==> flow/design.v <==
`default_nettype none
module toHex(
    input wire clk,
    input wire rst,
    input wire [3:0] value,
    output reg [7:0] hexChar
);
    always @(posedge clk) begin
        if (rst)
            hexChar <= "0";
        else
            hexChar <= (value <= 4'd9) ? 8'd48 + value : 8'd55 + value;
    end
endmodule
module flashNavigator
#(
  parameter STARTUP_WAIT = 32'd1000
)
(
    input wire clk,
    input wire rst,
    output reg flashClk,
    input wire flashMiso,
    output reg flashMosi,
    output reg flashCs,
    input wire [5:0] charAddress,
    output reg [7:0] charOutput,
    input wire btn1,
    input wire btn2
);
reg [23:0] readAddress;
localparam [7:0] command = 8'h03;
reg [7:0] currentByteOut;
reg [7:0] currentByteNum;
reg [255:0] dataIn;
reg [255:0] dataInBuffer;
localparam STATE_INIT_POWER = 8'd0;
localparam STATE_LOAD_CMD_TO_SEND = 8'd1;
localparam STATE_SEND = 8'd2;
localparam STATE_LOAD_ADDRESS_TO_SEND = 8'd3;
localparam STATE_READ_DATA = 8'd4;
localparam STATE_DONE = 8'd5;
reg [23:0] dataToSend;
reg [8:0] bitsToSend;
reg [32:0] counter;
reg [2:0] state;
reg [2:0] returnState;
reg dataReady;
always @(posedge clk) begin
if (rst) begin
  flashClk <= 0;
  flashMosi <= 0;
  flashCs <= 1;
  readAddress <= 0;
  currentByteOut <= 0;
  currentByteNum <= 0;
  dataIn <= 0;
  dataInBuffer <= 0;
  dataToSend <= 0;
  bitsToSend <= 0;
  counter <= 0;
  state <= 0;
  returnState <= 0;
  dataReady <= 0;
end
else
case (state)
  STATE_INIT_POWER: begin
    if (counter > STARTUP_WAIT && btn1 == 1 && btn2 == 1) begin
      state <= STATE_LOAD_CMD_TO_SEND;
      counter <= 32'b0;
      dataReady <= 0;
      currentByteNum <= 0;
      currentByteOut <= 0;
    end
    else
      counter <= counter + 1;
  end
  STATE_LOAD_CMD_TO_SEND: begin
      flashCs <= 0;
      dataToSend[23-:8] <= command;
      bitsToSend <= 8;
      state <= STATE_SEND;
      returnState <= STATE_LOAD_ADDRESS_TO_SEND;
  end
  STATE_SEND: begin
    if (counter == 32'd0) begin
      flashClk <= 0;
      flashMosi <= dataToSend[23];
      dataToSend <= {dataToSend[22:0],1'b0};
      bitsToSend <= bitsToSend - 1;
      counter <= 1;
    end
    else begin
      counter <= 32'd0;
      flashClk <= 1;
      if (bitsToSend == 0)
        state <= returnState;
    end
  end
  STATE_LOAD_ADDRESS_TO_SEND: begin
    dataToSend <= readAddress;
    bitsToSend <= 24;
    state <= STATE_SEND;
    returnState <= STATE_READ_DATA;
    currentByteNum <= 0;
  end
  STATE_READ_DATA: begin
    if (counter[0] == 1'd0) begin
      flashClk <= 0;
      counter <= counter + 1;
      if (counter[3:0] == 0 && counter > 0) begin
        dataIn[(currentByteNum << 3)+:8] <= currentByteOut;
        currentByteNum <= currentByteNum + 1;
        if (currentByteNum == 31)
          state <= STATE_DONE;
      end
    end
    else begin
      flashClk <= 1;
      currentByteOut <= {currentByteOut[6:0], flashMiso};
      counter <= counter + 1;
    end
  end
  STATE_DONE: begin
    dataReady <= 1;
    flashCs <= 1;
    dataInBuffer <= dataIn;
    counter <= STARTUP_WAIT;
    if (btn1 == 0) begin 
      readAddress <= readAddress + 24;
      state <= STATE_INIT_POWER;
    end
    else if (btn2 == 0) begin 
      readAddress <= readAddress - 24;
      state <= STATE_INIT_POWER;
    end
  end
  default: ;
endcase
end
wire [7:0] byteDisplayNumber;
wire lowerBit;
wire [7:0] hexCharOutput;
wire [3:0] currentHexVal;
reg [7:0] chosenByte;
wire [7:0] hexChar;
reg [3:0] addrNibble;
always @(*) begin
  case (4'd13 - charAddress[3:0])
    4'd0: addrNibble = readAddress[3:0];
    4'd1: addrNibble = readAddress[7:4];
    4'd2: addrNibble = readAddress[11:8];
    4'd3: addrNibble = readAddress[15:12];
    4'd4: addrNibble = readAddress[19:16];
    4'd5: addrNibble = readAddress[23:20];
    default: addrNibble = 4'd0;
  endcase
end
toHex hexConv(
clk,
rst,
addrNibble,
hexChar
);
always @(posedge clk) begin
if (rst) begin
  chosenByte <= 0;
  charOutput <= 0;
end
else begin
chosenByte <= dataInBuffer[(byteDisplayNumber << 3)+:8];
if (charAddress[5:4] == 2'b11) begin
  case (charAddress[3:0])
    0: charOutput <= "A";
    1: charOutput <= "d";
    2: charOutput <= "d";
    3: charOutput <= "r";
    4: charOutput <= ":";
    6: charOutput <= "0";
    7: charOutput <= "x";
    8,9,10,11,12,13: charOutput <= hexChar;
    15: charOutput <= dataReady ? " " : "L";
    default: charOutput <= " ";
  endcase
end
else
  charOutput <= hexCharOutput;
end
end
assign byteDisplayNumber = {3'b000, charAddress[5:1]};
assign lowerBit = charAddress[0];
assign currentHexVal = lowerBit ? chosenByte[3:0] : chosenByte[7:4];
toHex hexConvert(
clk,
rst,
currentHexVal,
hexCharOutput
);
endmodule
Subject: tool reports on flashNavigator

Hi,

-- Tool chain data of flashNavigator
Each step is given for the RTL above and for the edited RTL.
Lines under "original" count in the file above, lines under "edited" in the edited file.
"change": "edited" minus "original" as printed here. "relative change": 100 x difference / "original".
Cell names lack the library's common part.
The mark -- stands for no value.
- top module: flashNavigator
- clock input: clk
- standard-cell library: sky130hd
- library corner: tt_025C_1v80

-- Edit of the RTL
The edit as a unified diff against the file above.
The edited RTL no longer does the same as the RTL above: the edit was made by script, with no optimisation intended.
begin of diff
@@ -166,9 +166,7 @@
 always @(posedge clk) begin
 if (rst) begin
-  chosenByte <= 0;
   charOutput <= 0;
 end
 else begin
-chosenByte <= dataInBuffer[(byteDisplayNumber << 3)+:8];
 if (charAddress[5:4] == 2'b11) begin
   case (charAddress[3:0])
@@ -189,4 +187,5 @@
 end
 end
+always @(*) chosenByte = dataInBuffer[(byteDisplayNumber << 3)+:8];
 assign byteDisplayNumber = {3'b000, charAddress[5:1]};
 assign lowerBit = charAddress[0];
end of diff

-- Word-level counts
Yosys after proc, flatten, opt, wreduce and memory -nomap, before mapping. Memory bits, and registers merged into a memory's read port (data or address), are not among the register bits. Print and check cells are not counted.
- word-level totals (what ; original ; edited ; change ; relative change (%)):
    register bits ; 660 ; 652 ; -8 ; -1.21
    latch bits ; 0 ; 0 ; 0 ; --
    bits in writable memories ; 0 ; 0 ; 0 ; --
    bits in read-only memories ; 0 ; 0 ; 0 ; --
    clocked read ports x word width ; 0 ; 0 ; 0 ; --
    memories kept ; 0 ; 0 ; 0 ; --
    input bits ; 11 ; 11 ; 0 ; 0.00
    output and inout port bits ; 11 ; 11 ; 0 ; 0.00
    elaborated cells ; 147 ; 146 ; -1 ; -0.68
- cells by class (what ; original ; edited ; change ; relative change (%)):
    $add $sub $neg ; 11 ; 11 ; 0 ; 0.00
    multipliers ; 0 ; 0 ; 0 ; --
    div/mod/pow operators ; 0 ; 0 ; 0 ; --
    order comparisons ; 4 ; 4 ; 0 ; 0.00
    eq/ne operators ; 35 ; 35 ; 0 ; 0.00
    shift-type cells ; 3 ; 3 ; 0 ; 0.00
    multiplexer cells ; 40 ; 40 ; 0 ; 0.00
    bitwise operators ; 4 ; 4 ; 0 ; 0.00
    reduce/logical cells ; 31 ; 31 ; 0 ; 0.00
Unchanged operator kinds not shown: 63.

-- Depth
Yosys ltp: most cells in a row. Word level: on the elaborated netlist, between registers, memories and ports. Mapped: between sequential cells and ports; inverters and the memories' decode and read muxes count.
- logic depth (what ; original ; edited ; change ; relative change (%)):
    word-level depth ; 5 ; 5 ; 0 ; 0.00
    ABC_AREA ; 0 ; 0 ; -- ; --
    mapped depth ; 15 ; 15 ; 0 ; 0.00
    gate-level depth less buffers ; 12 ; 11 ; -1 ; -8.33

-- Netlist
Source: synth_stat.txt of the flow (Yosys; design flattened, memories mapped). It holds for the ABC_AREA given above (unset counts as 0); a run with the other value may have another netlist.
- cells by type (cell ; original ; edited ; change ; relative change (%)):
    nand2_1 ; 754 ; 625 ; -129 ; -17.11
    mux2i_1 ; 154 ; 270 ; +116 ; +75.32
    a21oi_1 ; 453 ; 340 ; -113 ; -24.94
    o21ai_0 ; 152 ; 61 ; -91 ; -59.87
    nor2_1 ; 300 ; 358 ; +58 ; +19.33
    clkbuf_1 ; 205 ; 181 ; -24 ; -11.71
    buf_1 ; 30 ; 12 ; -18 ; -60.00
    nand3_1 ; 59 ; 43 ; -16 ; -27.12
    nor2_2 ; 0 ; 15 ; +15 ; --
    a311oi_1 ; 16 ; 2 ; -14 ; -87.50
    mux4_2 ; 79 ; 67 ; -12 ; -15.19
    buf_2 ; 2 ; 14 ; +12 ; +600.00
    a21o_1 ; 9 ; 20 ; +11 ; +122.22
    xor2_1 ; 20 ; 10 ; -10 ; -50.00
    a221oi_1 ; 10 ; 20 ; +10 ; +100.00
    nor3_1 ; 26 ; 35 ; +9 ; +34.62
    a211oi_1 ; 16 ; 25 ; +9 ; +56.25
    dfxtp_1 ; 650 ; 642 ; -8 ; -1.23
Unchanged cell types not shown: 10.
Not every row of either side is listed.
- synthesis totals (what ; original ; edited ; change ; relative change (%)):
    standard cells after synthesis ; 3168 ; 3068 ; -100 ; -3.16
    cell area after synthesis (um^2) ; 27048.4 ; 27256.1 ; +207.7 ; +0.77
    sequential part of the area (um^2) ; 13012.5 ; 12852.3 ; -160.2 ; -1.23
    mapped flip-flops ; 650 ; 642 ; -8 ; -1.23
    buffers ; 238 ; 220 ; -18 ; -7.56
By module: a second synthesis without flattening, with its own total; a netlist apart from the flattened one above.
- second synthesis, totals (what ; original ; edited ; change ; relative change (%)):
    cell total of the unflattened synthesis ; 3099 ; 3147 ; +48 ; +1.55
    area total of the unflattened synthesis (um^2) ; 27571.4 ; 27472.6 ; -98.8 ; -0.36
Each row is one instance without its submodules.
- modules, original (module ; instances ; cells ; area (um^2) ; sequential area (um^2)):
    flashNavigator ; 1 ; 3039 ; 26960.9 ; 12752.2
    toHex ; 2 ; 30 ; 305.3 ; 140.1
- modules, edited (module ; instances ; cells ; area (um^2) ; sequential area (um^2)):
    flashNavigator ; 1 ; 3087 ; 26862.0 ; 12592.1
    toHex ; 2 ; 30 ; 305.3 ; 140.1

-- Path before layout
Path of least setup slack by OpenSTA after synthesis, without wires, with an ideal clock, recovery checks aside; 20% of the period is set as input and as output delay. Where synthesis merged equal registers, the netlist keeps one of their names.
- path post-synthesis (what ; original ; edited ; change ; relative change (%)):
    path kind ; input -> register ; input -> register ; -- ; --
    start ; in charAddress[1] ; in charAddress[1] ; -- ; --
    end ; reg hexConv.hexChar[5] ; reg hexConv.hexChar[0] ; -- ; --
    period (ps) ; 10000 ; 10000 ; 0 ; 0.00
    input delay (ps) ; 2000 ; 2000 ; 0 ; 0.00
    library setup time (ps) ; 117 ; 128 ; +11 ; --
    launch time at the first pin (ps) ; 2000 ; 2000 ; 0 ; 0.00
    arrival time (ps) ; 5688 ; 4917 ; -771 ; -13.55
    required time (ps) ; 9883 ; 9872 ; -11 ; -0.11
    setup slack (ps) ; 4195 ; 4955 ; +760 ; --
    delay of the path (ps) ; 3805 ; 3045 ; -760 ; -19.97
    driving pins on the path ; 15 ; 15 ; 0 ; 0.00
    buffers on the path ; 3 ; 4 ; +1 ; +33.33
    period reached after synthesis (ps) ; 5805 ; 5045 ; -760 ; -13.09
"delay of the path" is the arrival time less input delay plus setup time.
"driving pins on the path": output pins that drive a net of the path, with the launching flip-flop's if there is one; two outputs of one cell count as two.
"period reached after synthesis" is the clock period less the worst setup slack; recovery checks do not enter. This is arithmetic on one report: input and output delays are still those of the set period (20% each).
Between the ends stands the longest chain of elaborated cells between them, by number of cells; it is not shown to be the way that was timed. Of several equally long chains one is given.
Each line given opens the expression or statement behind the cell; cells for indexed reads and writes are added by Yosys, which also makes memories of some case tables.
Between the ends, post-synthesis, original:
- path through: buf_1 -> clkbuf_1 -> buf_1 -> inv_1 -> ha_1 -> nor3b_1 -> a22oi_1 -> nand2_1 -> a221oi_1 -> inv_1 -> ha_1 -> or2_2 -> a21oi_1 -> nand2b_1 -> nand2b_1
- noted length of the longest elaborated chain: 5
- noted elaborated cells between the ends (all ways): 12
- noted RTL lines with such cells: 2
- those cells by class: add/sub (3); compare (1); eq/ne (5); mux (2); reduce/logical (1)
- RTL lines, path post-synthesis, original (what ; RTL line ; text):
    from (decl) ; 26 ; input wire [5:0] charAddress,
    subtractor 4 bit ; 150 ; case (4'd13 - charAddress[3:0])
    == test 4 x 3 -> 1 bit ; 150 ;
    parallel mux 4 bit (select 6 bit) ; 150 ;
    adder 6 x 4 -> 7 bit ; 12 ; hexChar <= (value <= 4'd9) ? 8'd48 + value : 8'd55 + value;
    two-way mux 8 bit ; 12 ;
    to (assign) ; 10 ; hexChar <= "0";
    to (assign) ; 12 ;
    to (decl) ; 6 ; output reg [7:0] hexChar
Between the ends, post-synthesis, edited:
- path through: buf_6 -> buf_6 -> buf_6 -> clkinv_1 -> ha_1 -> buf_1 -> nor3_1 -> a221o_1 -> a221oi_1 -> inv_1 -> ha_1 -> or2_2 -> a21oi_2 -> xnor2_1 -> nor2_1
- noted length of the longest elaborated chain: 5
- noted elaborated cells between the ends (all ways): 12
- noted RTL lines with such cells: 2
- those cells by class: add/sub (3); compare (1); eq/ne (5); mux (2); reduce/logical (1)
- RTL lines, path post-synthesis, edited (what ; RTL line ; text):
    from (decl) ; 26 ; input wire [5:0] charAddress,
    subtractor 4 bit ; 150 ; case (4'd13 - charAddress[3:0])
    == test 4 x 3 -> 1 bit ; 150 ;
    parallel mux 4 bit (select 6 bit) ; 150 ;
    adder 6 x 4 -> 7 bit ; 12 ; hexChar <= (value <= 4'd9) ? 8'd48 + value : 8'd55 + value;
    two-way mux 8 bit ; 12 ;
    to (assign) ; 10 ; hexChar <= "0";
    to (assign) ; 12 ;
    to (decl) ; 6 ; output reg [7:0] hexChar

-- Timing after layout
Path of least setup slack in the final report of the runs of pair A (OpenROAD, finished layout, wires in). Where an end is a register, its clock arrival counts in the times.
The report prints the path's times to 10 ps; the period is as set.
- path post-layout (what ; original ; edited ; change ; relative change (%)):
    path kind ; register -> register ; register -> register ; -- ; --
    start ; reg currentByteNum[0] ; reg currentByteNum[0] ; -- ; --
    end ; reg dataIn[209] ; reg dataIn[215] ; -- ; --
    period (ps) ; 4870 ; 4870 ; 0 ; 0.00
    library setup time (ps) ; 80 ; 150 ; +70 ; --
    launch time at the first pin (ps) ; 600 ; 620 ; +20 ; +3.33
    arrival time (ps) ; 4200 ; 4270 ; +70 ; +1.67
    required time (ps) ; 5390 ; 5330 ; -60 ; -1.11
    setup slack (ps) ; 1190 ; 1060 ; -130 ; --
    driving pins on the path ; 11 ; 11 ; 0 ; 0.00
    buffers on the path ; 0 ; 0 ; 0 ; --
Between the ends stands the longest chain of elaborated cells between them, by number of cells; it is not shown to be the way that was timed. Of several equally long chains one is given.
At most two assigning lines are given for a register; there are more.
Lines with a computed index may be missing from the assigning lines.
Between the ends, post-layout, original:
- path through: dfxtp_1 -> inv_1 -> ha_1 -> nor2b_1 -> nor2b_1 -> ha_1 -> nor4_2 -> nand2_1 -> nor2_1 -> nand2_1 -> a21oi_1
- noted length of the longest elaborated chain: 5
- noted elaborated cells between the ends (all ways): 6
- noted RTL lines with such cells: 1
- those cells by class: add/sub (1); shift (2); logic (3)
- RTL lines, path post-layout, original (what ; RTL line ; text):
    from (decl) ; 34 ; reg [7:0] currentByteNum;
    from (assign) ; 56 ; currentByteNum <= 0;
    from (assign) ; 114 ; currentByteNum <= currentByteNum + 1;
    negator 8 -> 33 bit ; 113 ; dataIn[(currentByteNum << 3)+:8] <= currentByteOut;
    variable shift 8 x 33 -> 256 bit ; 113 ;
    NOT 256 bit ; 113 ;
    AND 256 bit ; 113 ;
    bitwise OR 256 bit ; 113 ;
    to (assign) ; 57 ; dataIn <= 0;
    to (decl) ; 35 ; reg [255:0] dataIn;
Between the ends, post-layout, edited:
- path through: dfxtp_1 -> inv_1 -> ha_1 -> nor2b_1 -> nor2b_1 -> ha_1 -> nor4_1 -> nand3_2 -> nor2_2 -> mux2i_1 -> nor2_1
- noted length of the longest elaborated chain: 5
- noted elaborated cells between the ends (all ways): 6
- noted RTL lines with such cells: 1
- those cells by class: add/sub (1); shift (2); logic (3)
- RTL lines, path post-layout, edited (what ; RTL line ; text):
    from (decl) ; 34 ; reg [7:0] currentByteNum;
    from (assign) ; 56 ; currentByteNum <= 0;
    from (assign) ; 114 ; currentByteNum <= currentByteNum + 1;
    negator 8 -> 33 bit ; 113 ; dataIn[(currentByteNum << 3)+:8] <= currentByteOut;
    variable shift 8 x 33 -> 256 bit ; 113 ;
    NOT 256 bit ; 113 ;
    AND 256 bit ; 113 ;
    bitwise OR 256 bit ; 113 ;
    to (assign) ; 57 ; dataIn <= 0;
    to (decl) ; 35 ; reg [255:0] dataIn;

-- Flow runs
Both versions went through the flow (Yosys, OpenROAD) with the same settings in each pair. Constraints: input delay and output delay 20% of the set period each, output load 0.01 pF.
Flow settings, pair A:
- noted CORE_UTILIZATION: 40
- PLACE_DENSITY: 0.6
- period_ns: 4.87
- noted CAP_MARGIN: 20
- CORE_MARGIN: 2
- SLEW_MARGIN: 20
- final reports, pair A (what ; original ; edited ; change ; relative change (%)):
    post-synthesis cell area (um^2) ; 27048.4 ; 27256.1 ; +207.7 ; +0.77
    die area (um^2) ; 69717.1 ; 70243.6 ; +526.5 ; +0.76
    area of the standard cells in the finished layout (um^2) ; 30202.7 ; 30255.3 ; +52.6 ; +0.17
    post-route utilization ; 0.451 ; 0.45 ; -0.001 ; --
    setup slack of the critical path (ps) ; 1193 ; 1056 ; -137 ; --
    setup TNS (ps) ; 0 ; 0 ; 0 ; --
    post-route worst hold slack (ps) ; 436 ; 438 ; +2 ; --
    overall power (mW) ; 10.935 ; 11.599 ; +0.664 ; +6.07
    achieved period (ps) ; 3677 ; 3814 ; +137 ; +3.73
Flow settings, pair B:
- noted CORE_UTILIZATION: 53
- CTS_CLUSTER_SIZE at 56
- GPL_TIMING_DRIVEN at 1
- MAX_ROUTING_LAYER: met5
- PLACE_DENSITY_LB_ADDON: 0.01
- SETUP_SLACK_MARGIN at 0.5
- SLEW_MARGIN: 0
- TNS_END_PERCENT: 100
- period_ns: 8.65
- noted CAP_MARGIN: 20
- CORE_MARGIN: 2
- final reports, pair B (what ; original ; edited ; change ; relative change (%)):
    post-synthesis cell area (um^2) ; 27048.4 ; 27256.1 ; +207.7 ; +0.77
    die area (um^2) ; 52858.6 ; 53257.1 ; +398.5 ; +0.75
    area of the standard cells in the finished layout (um^2) ; 29866.1 ; 29995.0 ; +128.9 ; +0.43
    post-route utilization ; 0.594 ; 0.587 ; -0.007 ; --
    setup slack of the critical path (ps) ; 4089 ; 3683 ; -406 ; --
    setup TNS (ps) ; 0 ; 0 ; 0 ; --
    post-route worst hold slack (ps) ; 438 ; 444 ; +6 ; --
    overall power (mW) ; 6.178 ; 6.624 ; +0.446 ; +7.22
    achieved period (ps) ; 4561 ; 4967 ; +406 ; +8.90
"achieved period": clock period set for the run, less the worst setup slack. It is reckoned from that one timing run; input and output delays stay at 20% of the period that was set.
"overall power": no workload was simulated; the value follows from the tool's default switching activity.

Regards
